==> flow/design.v <==
`timescale 1ns / 1ps
module catTrap(Clk, Reset, Down_b, hCount, vCount, rgb, bright, Block_col, Block_row);
	input	Clk, Reset, Down_b;
	input [7:0] Block_col, Block_row;
	reg btn_flag;
	integer i, j;
	reg [6:0] state;
	input [9:0] hCount, vCount;
	reg [83:0] board_map;    
	output reg [11:0] rgb;
	input bright;
	reg [1:0] cat_flag;
	reg [2:0] block_col;
  reg [2:0] block_row;
	reg [2:0] cat_col;
	reg [2:0] cat_row;
	localparam
		START =    7'b1000000,
		PLAY =   7'b0100000,
		GAMEOVER =   7'b0010000,
		GAMEWIN =  7'b0001000,
	WHITE = 12'b1111_1111_1111;
	parameter GRAY = 12'b1010_1010_1010;
	parameter BLACK = 12'b0000_0000_0000;
	parameter RED = 12'b1111_0000_0000;
	parameter ORANGE = 12'b1111_1000_0000;
	parameter GREEN = 12'b0000_1111_0000;
	wire [11:0] color [0:3];
	wire inbound;
	wire box00, box01, box02, box03, box04, box05, box06;
	wire box10, box11, box12, box13, box14, box15, box16;
	wire box20, box21, box22, box23, box24, box25, box26;
	wire box30, box31, box32, box33, box34, box35, box36;
	wire box40, box41, box42, box43, box44, box45, box46;
	wire box50, box51, box52, box53, box54, box55, box56;
	assign color[0] = WHITE;
	assign color[1] = GRAY;
	assign color[2] = ORANGE;
	assign color[3] = BLACK;
	always@ (*)
	begin
    	if(~bright )	 
			rgb = BLACK;
		else if (inbound)
		begin
			if(box00)
				rgb = color[board_map[70 +: 2]];
			else if (box01)
				rgb = color[board_map[72 +: 2]];
			else if (box02)
				rgb = color[board_map[74 +: 2]];
			else if (box03)
				rgb = color[board_map[76 +: 2]];
			else if (box04)
				rgb = color[board_map[78 +: 2]];
			else if (box05)
				rgb = color[board_map[80 +: 2]];
			else if (box06)
				rgb = color[board_map[82 +: 2]];
			else if (box10)
				rgb = color[board_map[56 +: 2]];
			else if (box11)
				rgb = color[board_map[58 +: 2]];
			else if (box12)
				rgb = color[board_map[60 +: 2]];
			else if (box13)
				rgb = color[board_map[62 +: 2]];
			else if (box14)
				rgb = color[board_map[64 +: 2]];
			else if (box15)
				rgb = color[board_map[66 +: 2]];
			else if (box16)
				rgb = color[board_map[68 +: 2]];
			else if (box20)
				rgb = color[board_map[42 +: 2]];
			else if (box21)
				rgb = color[board_map[44 +: 2]];
			else if (box22)
				rgb = color[board_map[46 +: 2]];
			else if (box23)
				rgb = color[board_map[48 +: 2]];
			else if (box24)
				rgb = color[board_map[50 +: 2]];
			else if (box25)
				rgb = color[board_map[52 +: 2]];
			else if (box26)
				rgb = color[board_map[54 +: 2]];
			else if (box30)
				rgb = color[board_map[28 +: 2]];
			else if (box31)
				rgb = color[board_map[30 +: 2]];
			else if (box32)
				rgb = color[board_map[32 +: 2]];
			else if (box33)
				rgb = color[board_map[34 +: 2]];
			else if (box34)
				rgb = color[board_map[36 +: 2]];
			else if (box35)
				rgb = color[board_map[38 +: 2]];
			else if (box36)
				rgb = color[board_map[40 +: 2]];
			else if (box40)
				rgb = color[board_map[14 +: 2]];
			else if (box41)
				rgb = color[board_map[16 +: 2]];
			else if (box42)
				rgb = color[board_map[18 +: 2]];
			else if (box43)
				rgb = color[board_map[20 +: 2]];
			else if (box44)
				rgb = color[board_map[22 +: 2]];
			else if (box45)
				rgb = color[board_map[24 +: 2]];
			else if (box46)
				rgb = color[board_map[26 +: 2]];
			else if (box50)
				rgb = color[board_map[0 +: 2]];
			else if (box51)
				rgb = color[board_map[2 +: 2]];
			else if (box52)
				rgb = color[board_map[4 +: 2]];
			else if (box53)
				rgb = color[board_map[6 +: 2]];
			else if (box54)
				rgb = color[board_map[8 +: 2]];
			else if (box55)
				rgb = color[board_map[10 +: 2]];
			else if (box56)
				rgb = color[board_map[12 +: 2]];
			else
				rgb = 12'b0000_0111_1111;
		end
		else
		begin
			if (state == GAMEOVER)
				rgb = RED;
			else if (state == GAMEWIN)
				rgb = GREEN;
			else if (state == START)
			     rgb = ORANGE;
			else
				rgb = 12'b1010_1111_1111;
	     end
	end
	assign inbound = ((hCount >= 190)&&(hCount <= 550)&&(vCount >= 140)&&(vCount <= 450));
	assign box00 = ((hCount >= 200)&&(hCount <= 250)&&(vCount >= 150)&&(vCount <= 200));
	assign box01 = ((hCount >= 250)&&(hCount <= 300)&&(vCount >= 150)&&(vCount <= 200));
	assign box02 = ((hCount >= 300)&&(hCount <= 350)&&(vCount >= 150)&&(vCount <= 200));
	assign box03 = ((hCount >= 350)&&(hCount <= 400)&&(vCount >= 150)&&(vCount <= 200));
	assign box04 = ((hCount >= 400)&&(hCount <= 450)&&(vCount >= 150)&&(vCount <= 200));
	assign box05 = ((hCount >= 450)&&(hCount <= 500)&&(vCount >= 150)&&(vCount <= 200));
	assign box06 = ((hCount >= 500)&&(hCount <= 550)&&(vCount >= 150)&&(vCount <= 200));
	assign box10 = ((hCount >= 200)&&(hCount <= 250)&&(vCount >= 200)&&(vCount <= 250));
	assign box11 = ((hCount >= 250)&&(hCount <= 300)&&(vCount >= 200)&&(vCount <= 250));
	assign box12 = ((hCount >= 300)&&(hCount <= 350)&&(vCount >= 200)&&(vCount <= 250));
	assign box13 = ((hCount >= 350)&&(hCount <= 400)&&(vCount >= 200)&&(vCount <= 250));
	assign box14 = ((hCount >= 400)&&(hCount <= 450)&&(vCount >= 200)&&(vCount <= 250));
	assign box15 = ((hCount >= 450)&&(hCount <= 500)&&(vCount >= 200)&&(vCount <= 250));
	assign box16 = ((hCount >= 500)&&(hCount <= 550)&&(vCount >= 200)&&(vCount <= 250));
	assign box20 = ((hCount >= 200)&&(hCount <= 250)&&(vCount >= 250)&&(vCount <= 300));
	assign box21 = ((hCount >= 250)&&(hCount <= 300)&&(vCount >= 250)&&(vCount <= 300));
	assign box22 = ((hCount >= 300)&&(hCount <= 350)&&(vCount >= 250)&&(vCount <= 300));
	assign box23 = ((hCount >= 350)&&(hCount <= 400)&&(vCount >= 250)&&(vCount <= 300));
	assign box24 = ((hCount >= 400)&&(hCount <= 450)&&(vCount >= 250)&&(vCount <= 300));
	assign box25 = ((hCount >= 450)&&(hCount <= 500)&&(vCount >= 250)&&(vCount <= 300));
	assign box26 = ((hCount >= 500)&&(hCount <= 550)&&(vCount >= 250)&&(vCount <= 300));
	assign box30 = ((hCount >= 200)&&(hCount <= 250)&&(vCount >= 300)&&(vCount <= 350));
	assign box31 = ((hCount >= 250)&&(hCount <= 300)&&(vCount >= 300)&&(vCount <= 350));
	assign box32 = ((hCount >= 300)&&(hCount <= 350)&&(vCount >= 300)&&(vCount <= 350));
	assign box33 = ((hCount >= 350)&&(hCount <= 400)&&(vCount >= 300)&&(vCount <= 350));
	assign box34 = ((hCount >= 400)&&(hCount <= 450)&&(vCount >= 300)&&(vCount <= 350));
	assign box35 = ((hCount >= 450)&&(hCount <= 500)&&(vCount >= 300)&&(vCount <= 350));
	assign box36 = ((hCount >= 500)&&(hCount <= 550)&&(vCount >= 300)&&(vCount <= 350));
	assign box40 = ((hCount >= 200)&&(hCount <= 250)&&(vCount >= 350)&&(vCount <= 400));
	assign box41 = ((hCount >= 250)&&(hCount <= 300)&&(vCount >= 350)&&(vCount <= 400));
	assign box42 = ((hCount >= 300)&&(hCount <= 350)&&(vCount >= 350)&&(vCount <= 400));
	assign box43 = ((hCount >= 350)&&(hCount <= 400)&&(vCount >= 350)&&(vCount <= 400));
	assign box44 = ((hCount >= 400)&&(hCount <= 450)&&(vCount >= 350)&&(vCount <= 400));
	assign box45 = ((hCount >= 450)&&(hCount <= 500)&&(vCount >= 350)&&(vCount <= 400));
	assign box46 = ((hCount >= 500)&&(hCount <= 550)&&(vCount >= 350)&&(vCount <= 400));
	assign box50 = ((hCount >= 200)&&(hCount <= 250)&&(vCount >= 400)&&(vCount <= 450));
	assign box51 = ((hCount >= 250)&&(hCount <= 300)&&(vCount >= 400)&&(vCount <= 450));
	assign box52 = ((hCount >= 300)&&(hCount <= 350)&&(vCount >= 400)&&(vCount <= 450));
	assign box53 = ((hCount >= 350)&&(hCount <= 400)&&(vCount >= 400)&&(vCount <= 450));
	assign box54 = ((hCount >= 400)&&(hCount <= 450)&&(vCount >= 400)&&(vCount <= 450));
	assign box55 = ((hCount >= 450)&&(hCount <= 500)&&(vCount >= 400)&&(vCount <= 450));
	assign box56 = ((hCount >= 500)&&(hCount <= 550)&&(vCount >= 400)&&(vCount <= 450));
	reg [83:0] next_map;
	reg [6:0] next_state;
	reg [2:0] next_cat_col;
	reg [2:0] next_cat_row;
	always @ (*)
	begin
		next_state = state;
		next_cat_col = cat_col;
		next_cat_row = cat_row;
		block_row = 3'b000;
		block_col = 3'b000;
		cat_flag = 1;
		for (i = 0; i < 6; i = i + 1)
			for (j = 0; j < 7; j = j + 1)
				next_map[2*((i)*7+(j)) +: 2] = board_map[2*((i)*7+(j)) +: 2];
			case(state)
				START:
				begin
						if (Down_b)
							begin
								 next_state = PLAY;
							end
				end
				PLAY:
				begin
	        if (Down_b)
	            begin
	            case(Block_row)
	               8'b00000000: block_row = 3'b000;
	               8'b00000001: block_row = 3'b001;
	               8'b00000010: block_row = 3'b010;
	               8'b00000100: block_row = 3'b011;
	               8'b00001000: block_row = 3'b100;
	               8'b00010000: block_row = 3'b101;
	               8'b00100000: block_row = 3'b110;
	               8'b01000000: block_row = 3'b111;
	               default: block_row = 3'b000;
	              endcase
	              case(Block_col)
	               8'b00000000: block_col = 3'b000;
	               8'b00000001: block_col = 3'b001;
	               8'b00000010: block_col = 3'b010;
	               8'b00000100: block_col = 3'b011;
	               8'b00001000: block_col = 3'b100;
	               8'b00010000: block_col = 3'b101;
	               8'b00100000: block_col = 3'b110;
	               8'b01000000: block_col = 3'b111;
	               default: block_col = 3'b000;
	              endcase
                    if ((block_row <= 3'd5)&&(block_col <= 3'd6))
                      next_map[2*((block_row)*7+(block_col)) +: 2] = 3;
                    cat_flag = 1;
                    if ((next_map[2*((next_cat_row+1)*7+(next_cat_col)) +: 2] != 3)&&(cat_flag==1))
                      begin
                        next_map[2*((next_cat_row+1)*7+(next_cat_col)) +: 2] = 2;
                        next_map[2*((next_cat_row)*7+(next_cat_col)) +: 2] = 0;
                        next_cat_row = next_cat_row + 1;
                        cat_flag = 0;
                      end
                    else if ((next_map[2*((next_cat_row)*7+(next_cat_col+1)) +: 2] != 3)&&(cat_flag==1))
                      begin
                        next_map[2*((next_cat_row)*7+(next_cat_col+1)) +: 2] = 2;
                        next_map[2*((next_cat_row)*7+(next_cat_col)) +: 2] = 0;
                        next_cat_col = next_cat_col + 1;
                        cat_flag = 0;
                      end
                    else if ((next_map[2*((next_cat_row-1)*7+(next_cat_col)) +: 2] != 3)&&(cat_flag==1))
                      begin
                        next_map[2*((next_cat_row-1)*7+(next_cat_col)) +: 2] = 2;
                        next_map[2*((next_cat_row)*7+(next_cat_col)) +: 2] = 0;
                        next_cat_row = next_cat_row - 1;
                        cat_flag = 0;
                      end
                    else if ((next_map[2*((next_cat_row)*7+(next_cat_col-1)) +: 2] != 3)&&(cat_flag==1))
                      begin
                        next_map[2*((next_cat_row)*7+(next_cat_col-1)) +: 2] = 2;
                        next_map[2*((next_cat_row)*7+(next_cat_col)) +: 2] = 0;
                        next_cat_col = next_cat_col - 1;
                        cat_flag = 0;
                      end
                    else
                      next_state = GAMEWIN;
	            end
								 if ((next_cat_row > 4)||(next_cat_col > 5)||(next_cat_col < 1)||(next_cat_row < 1))
									 next_state = GAMEOVER;
	           end
				GAMEOVER:
				begin
	      end
				GAMEWIN:
				begin
	      end
				default: ;
		  endcase
	end
	always @ (posedge Clk, posedge Reset)
	begin
		if(Reset)
		begin
			state <= START;
			cat_col <= 3'd3;
			cat_row <= 3'd3;
			for (i = 0; i < 6; i = i + 1)
				for (j = 0; j < 7; j = j + 1)
					board_map[2*((i)*7+(j)) +: 2] <= ((i + j) % 2 == 1) ? 2'd1 : 2'd0;
			board_map[48 +: 2] <= 2;  
		end
		else
		begin
			state <= next_state;
			cat_col <= next_cat_col;
			cat_row <= next_cat_row;
			for (i = 0; i < 6; i = i + 1)
				for (j = 0; j < 7; j = j + 1)
					board_map[2*((i)*7+(j)) +: 2] <= next_map[2*((i)*7+(j)) +: 2];
	   end 
    end
endmodule
# Tool chain data of catTrap
# The steps from the RTL of catTrap to its reports follow in flow order.
# Lines are those of the file above, counted from 1.
# Library cell names are shortened.
# The mark -- stands for no value.
# setup
top	catTrap
clock_port	Clk
cell_library	sky130hd
corner	tt_025C_1v80

# After elaboration
# Counts by Yosys on the flattened word-level netlist (proc, flatten, opt, wreduce; memories kept). Register bits leave out memories and registers merged into their read ports (data or address). Print and check cells are left out. Cells with the same type and inputs are merged into one.
# classes
n_reduce_logical	149
mul	4
n_shift	4
add_sub_neg	10
equal	400
cmp	34
mux	499
# ops
cell	count
12-bit parallel mux with 4-bit select	42
31-bit by 5-bit == test with 1-bit output (second input constant)	64
31-bit by 6-bit == test with 1-bit output (second input constant)	40
31-bit by 4-bit == test with 1-bit output (second input constant)	32
2-bit two-way mux	378
84-bit two-way mux	7
12-bit two-way mux	46
31-bit by 3-bit == test with 1-bit output (second input constant)	16
84-bit by 32-bit indexed select with 2-bit output	4
31-bit by 2-bit == test with 1-bit output (second input constant)	8
7-bit by 5-bit == test with 1-bit output (second input constant)	33
32-bit zero test	6
2-bit == test (second input constant)	84
7-bit by 6-bit == test with 1-bit output (second input constant)	21
31-bit by 1-bit == test with 1-bit output (second input constant)	4
7-bit by 4-bit == test with 1-bit output (second input constant)	17
32-bit by 3-bit multiplier with 31-bit output (second input constant)	1
1-bit logical AND	95
10-bit by 9-bit less-or-equal comparator with 1-bit output (second input constant)	9
2-bit by 1-bit == test with 1-bit output (second input constant)	42
2-bit zero test	42
10-bit by 9-bit greater-or-equal comparator with 1-bit output (second input constant)	8
10-bit by 8-bit greater-or-equal comparator with 1-bit output (second input constant)	7
31-bit by 3-bit adder with 31-bit output	2
31-bit adder	2
7-bit by 3-bit == test with 1-bit output (second input constant)	8
7-bit two-way mux	7
3-bit two-way mux	15
# Not listed: further kinds 29, cells in them 60.
# word_totals
inputBits	40
reg_bits	97

# Logic depth
# Yosys ltp: most cells in a row. Word level: on the elaborated netlist, between registers, memories and ports. Mapped: between sequential cells and ports; inverters and the memories' decode and read muxes count.
# logic_depth
word_depth	48
ABC_AREA	0
depth_mapped	30
ltp_nobuf	26

# Synthesis result
# Yosys stat after the flow's synthesis: flattened, memories mapped to cells. It holds for the ABC_AREA given above (unset counts as 0); a run with the other value may have another netlist.
# by_type
type	count
dfrtp_1	67
a21oi_1	309
nand2_1	340
o21ai_0	199
nor2_1	254
ha_1	70
dfstp_2	27
nand3_1	116
a31oi_1	81
nor3_1	95
clkbuf_1	120
a211oi_1	46
fa_1	17
o211ai_1	45
xnor2_1	31
a21o_1	29
inv_1	58
xor2_1	24
# Not listed: further types 90, cells in them 596.
# synth_totals
ff_cells	94
yosys_area_um2	16608.4
seqArea_um2	2386.0
stdcells	2524
buffers	188

# Path before layout
# OpenSTA on the mapped netlist: ideal clock, no wires. The path of least setup slack (recovery checks aside). Input and output delay are each 20% of the period. Register names are those of the netlist, which keeps one name where synthesis merged equal registers.
# synth_path
path_kind	input to register
from	in Block_row[6]
to	reg board_map[71]
path_stages	25
required_ps	9870
setup_slack_ps	1648
path_delay_ps	6352
launch_ps	2000
path_buffers	5
t_arrival_ps	8222
clock_period_ps	10000
synth_period_reached_ps	8352
# "path_delay_ps" = arrival - input delay + setup time.
# "path_stages" counts driving pins, that of a launching flip-flop among them; a cell with two outputs on the path counts twice.
# "synth_period_reached_ps" is the clock period less the worst setup slack; recovery checks do not enter. This is arithmetic on one report: input and output delays are still those of the set period (20% each).
# Between the ends stands the longest chain of elaborated cells between them, by number of cells; it is not shown to be the way that was timed. Of several equally long chains one is given.
# Each line given opens the expression or statement behind the cell; cells for indexed reads and writes are added by Yosys, which also makes memories of some case tables.
# synth_between
cell_sequence	buf_2 > nor4b_1 > a211oi_2 > nor4_1 > inv_1 > fa_1 > fa_1 > fa_1 > nand2b_1 > o2bb2ai_1 > xor2_1 > buf_2 > nand3_2 > o31ai_1 > mux2i_1 > o2111a_1 > o41ai_1 > and3_1 > buf_2 > nand2_1 > buf_2 > clkbuf_1 > a211o_1 > a31oi_1 > o21ai_1
elab_chain_cells	17
# synth_rtl
item	line_no	source
start, declared	4	input [7:0] Block_col, Block_row;
8-bit by 7-bit == test with 1-bit output	215	case(Block_row)
3-bit parallel mux with 7-bit select	215
3-bit two-way mux	213	if (Down_b)
3-bit two-way mux	203	case(state)
3-bit by 3-bit multiplier with 6-bit output	238	next_map[2*((block_row)*7+(block_col)) +: 2] = 3;
6-bit by 3-bit adder with 7-bit output	238
32-bit zero test	238
[3 not listed]	--
84-bit two-way mux	203
84-bit by 32-bit indexed select with 2-bit output	261	else if ((next_map[2*((next_cat_row)*7+(next_cat_col-1)) +: 2] != 3)&&(cat_flag==1))
2-bit inequality test	261
84-bit two-way mux	261
84-bit two-way mux	254	else if ((next_map[2*((next_cat_row-1)*7+(next_cat_col)) +: 2] != 3)&&(cat_flag==1))
84-bit two-way mux	247	else if ((next_map[2*((next_cat_row)*7+(next_cat_col+1)) +: 2] != 3)&&(cat_flag==1))
84-bit two-way mux	240	if ((next_map[2*((next_cat_row+1)*7+(next_cat_col)) +: 2] != 3)&&(cat_flag==1))
end, assigned	292	board_map[2*((i)*7+(j)) +: 2] <= ((i + j) % 2 == 1) ? 2'd1 : 2'd0;
end, assigned	302	board_map[2*((i)*7+(j)) +: 2] <= next_map[2*((i)*7+(j)) +: 2];
end, declared	9	reg [83:0] board_map;

# Timing after layout
# From the final timing report of run 1: the path of least setup slack in the routed layout; clock arrival at registers is part of the times.
# The report prints the path's times to 10 ps; the period is as set.
# layout_path
path_kind	input to register
from	in Block_row[6]
to	reg state
required_ps	10260
clock_period_ps	10000
path_buffers	3
launch_ps	2000
path_stages	23
t_arrival_ps	9860
setup_slack_ps	400
# Where an end lacks its bit number, it is one bit of the signal, or one of the new flip-flops if synthesis recoded a state register.
# layout_between
cell_sequence	clkdlybuf4s50_1 > xor2_1 > a211oi_2 > nor4_1 > inv_1 > fa_1 > fa_1 > fa_1 > xor2_2 > nand2_1 > nor3_1 > buf_4 > nand2_1 > a32oi_1 > mux4_2 > a31oi_1 > a2111o_1 > buf_4 > nand2_1 > nor3_1 > a211oi_2 > mux2i_1 > o31ai_1
# layout_rtl
item	line_no	source
start, declared	4	input [7:0] Block_col, Block_row;
end, assigned	287	state <= START;
end, assigned	297	state <= next_state;
end, declared	7	reg [6:0] state;
# No chain of elaborated cells between the ends is given.

# Below are 3 stored runs of the flow (Yosys, OpenROAD; platform sky130hd) on catTrap, each with its settings and what was measured, unordered. Constraints: input delay and output delay 20% of the set period each, output load 0.01 pF.
# "period_less_ws_ps" is the run's clock period less its worst setup slack. It is reckoned from that one timing run; input and output delays stay at 20% of the period that was set.
# By "design_power_mw" is meant OpenSTA's value without simulated activity: inputs other than the clock are taken to toggle once in ten clock periods, and the tool carries that through the logic.
# Among the settings, . means not set for that run.
# A result given as . is not shown for that run.
stored run	CAP_MARGIN	CELL_PAD_IN_SITES_GLOBAL_PLACEMENT	CORE_UTILIZATION	CTS_CLUSTER_SIZE	GPL_ROUTABILITY_DRIVEN	TNS_END_PERCENT	period_ns	CORE_MARGIN	SLEW_MARGIN	ABC_AREA	CELL_PAD_IN_SITES_DETAIL_PLACEMENT	CORE_ASPECT_RATIO	CTS_CLUSTER_DIAMETER	GPL_TIMING_DRIVEN	HOLD_SLACK_MARGIN	MIN_ROUTING_LAYER	PLACE_DENSITY_LB_ADDON	SETUP_SLACK_MARGIN	MAX_ROUTING_LAYER	PLACE_DENSITY	synth_area_um2	design_power_mw	final_setup_ws_ps	design_die_area_um2	period_less_ws_ps	tns_setup_ps	finalCellArea_um2	hold_ws_ps
run 1	0	2	37	98	0	90	10.0	2	20	.	.	.	.	.	.	.	.	.	.	.	16608.4	1.435	399	46597.7	9601	0	18186.2	550
run 2	40	.	35	15	0	55	6.2	2	10	1	1	0.7	379	0	-0.01	met2	0.04	-0.11	.	.	.	.	.	.	.	.	.	.
run 3	20	0	72	.	.	.	10.2	8	5	0	.	.	342	.	.	.	.	2.21	met5	0.69	.	.	.	.	.	.	.	.
# Run 2: no results, routing failed with GRT-0116
# Run 3: no results, routing failed with GRT-0116
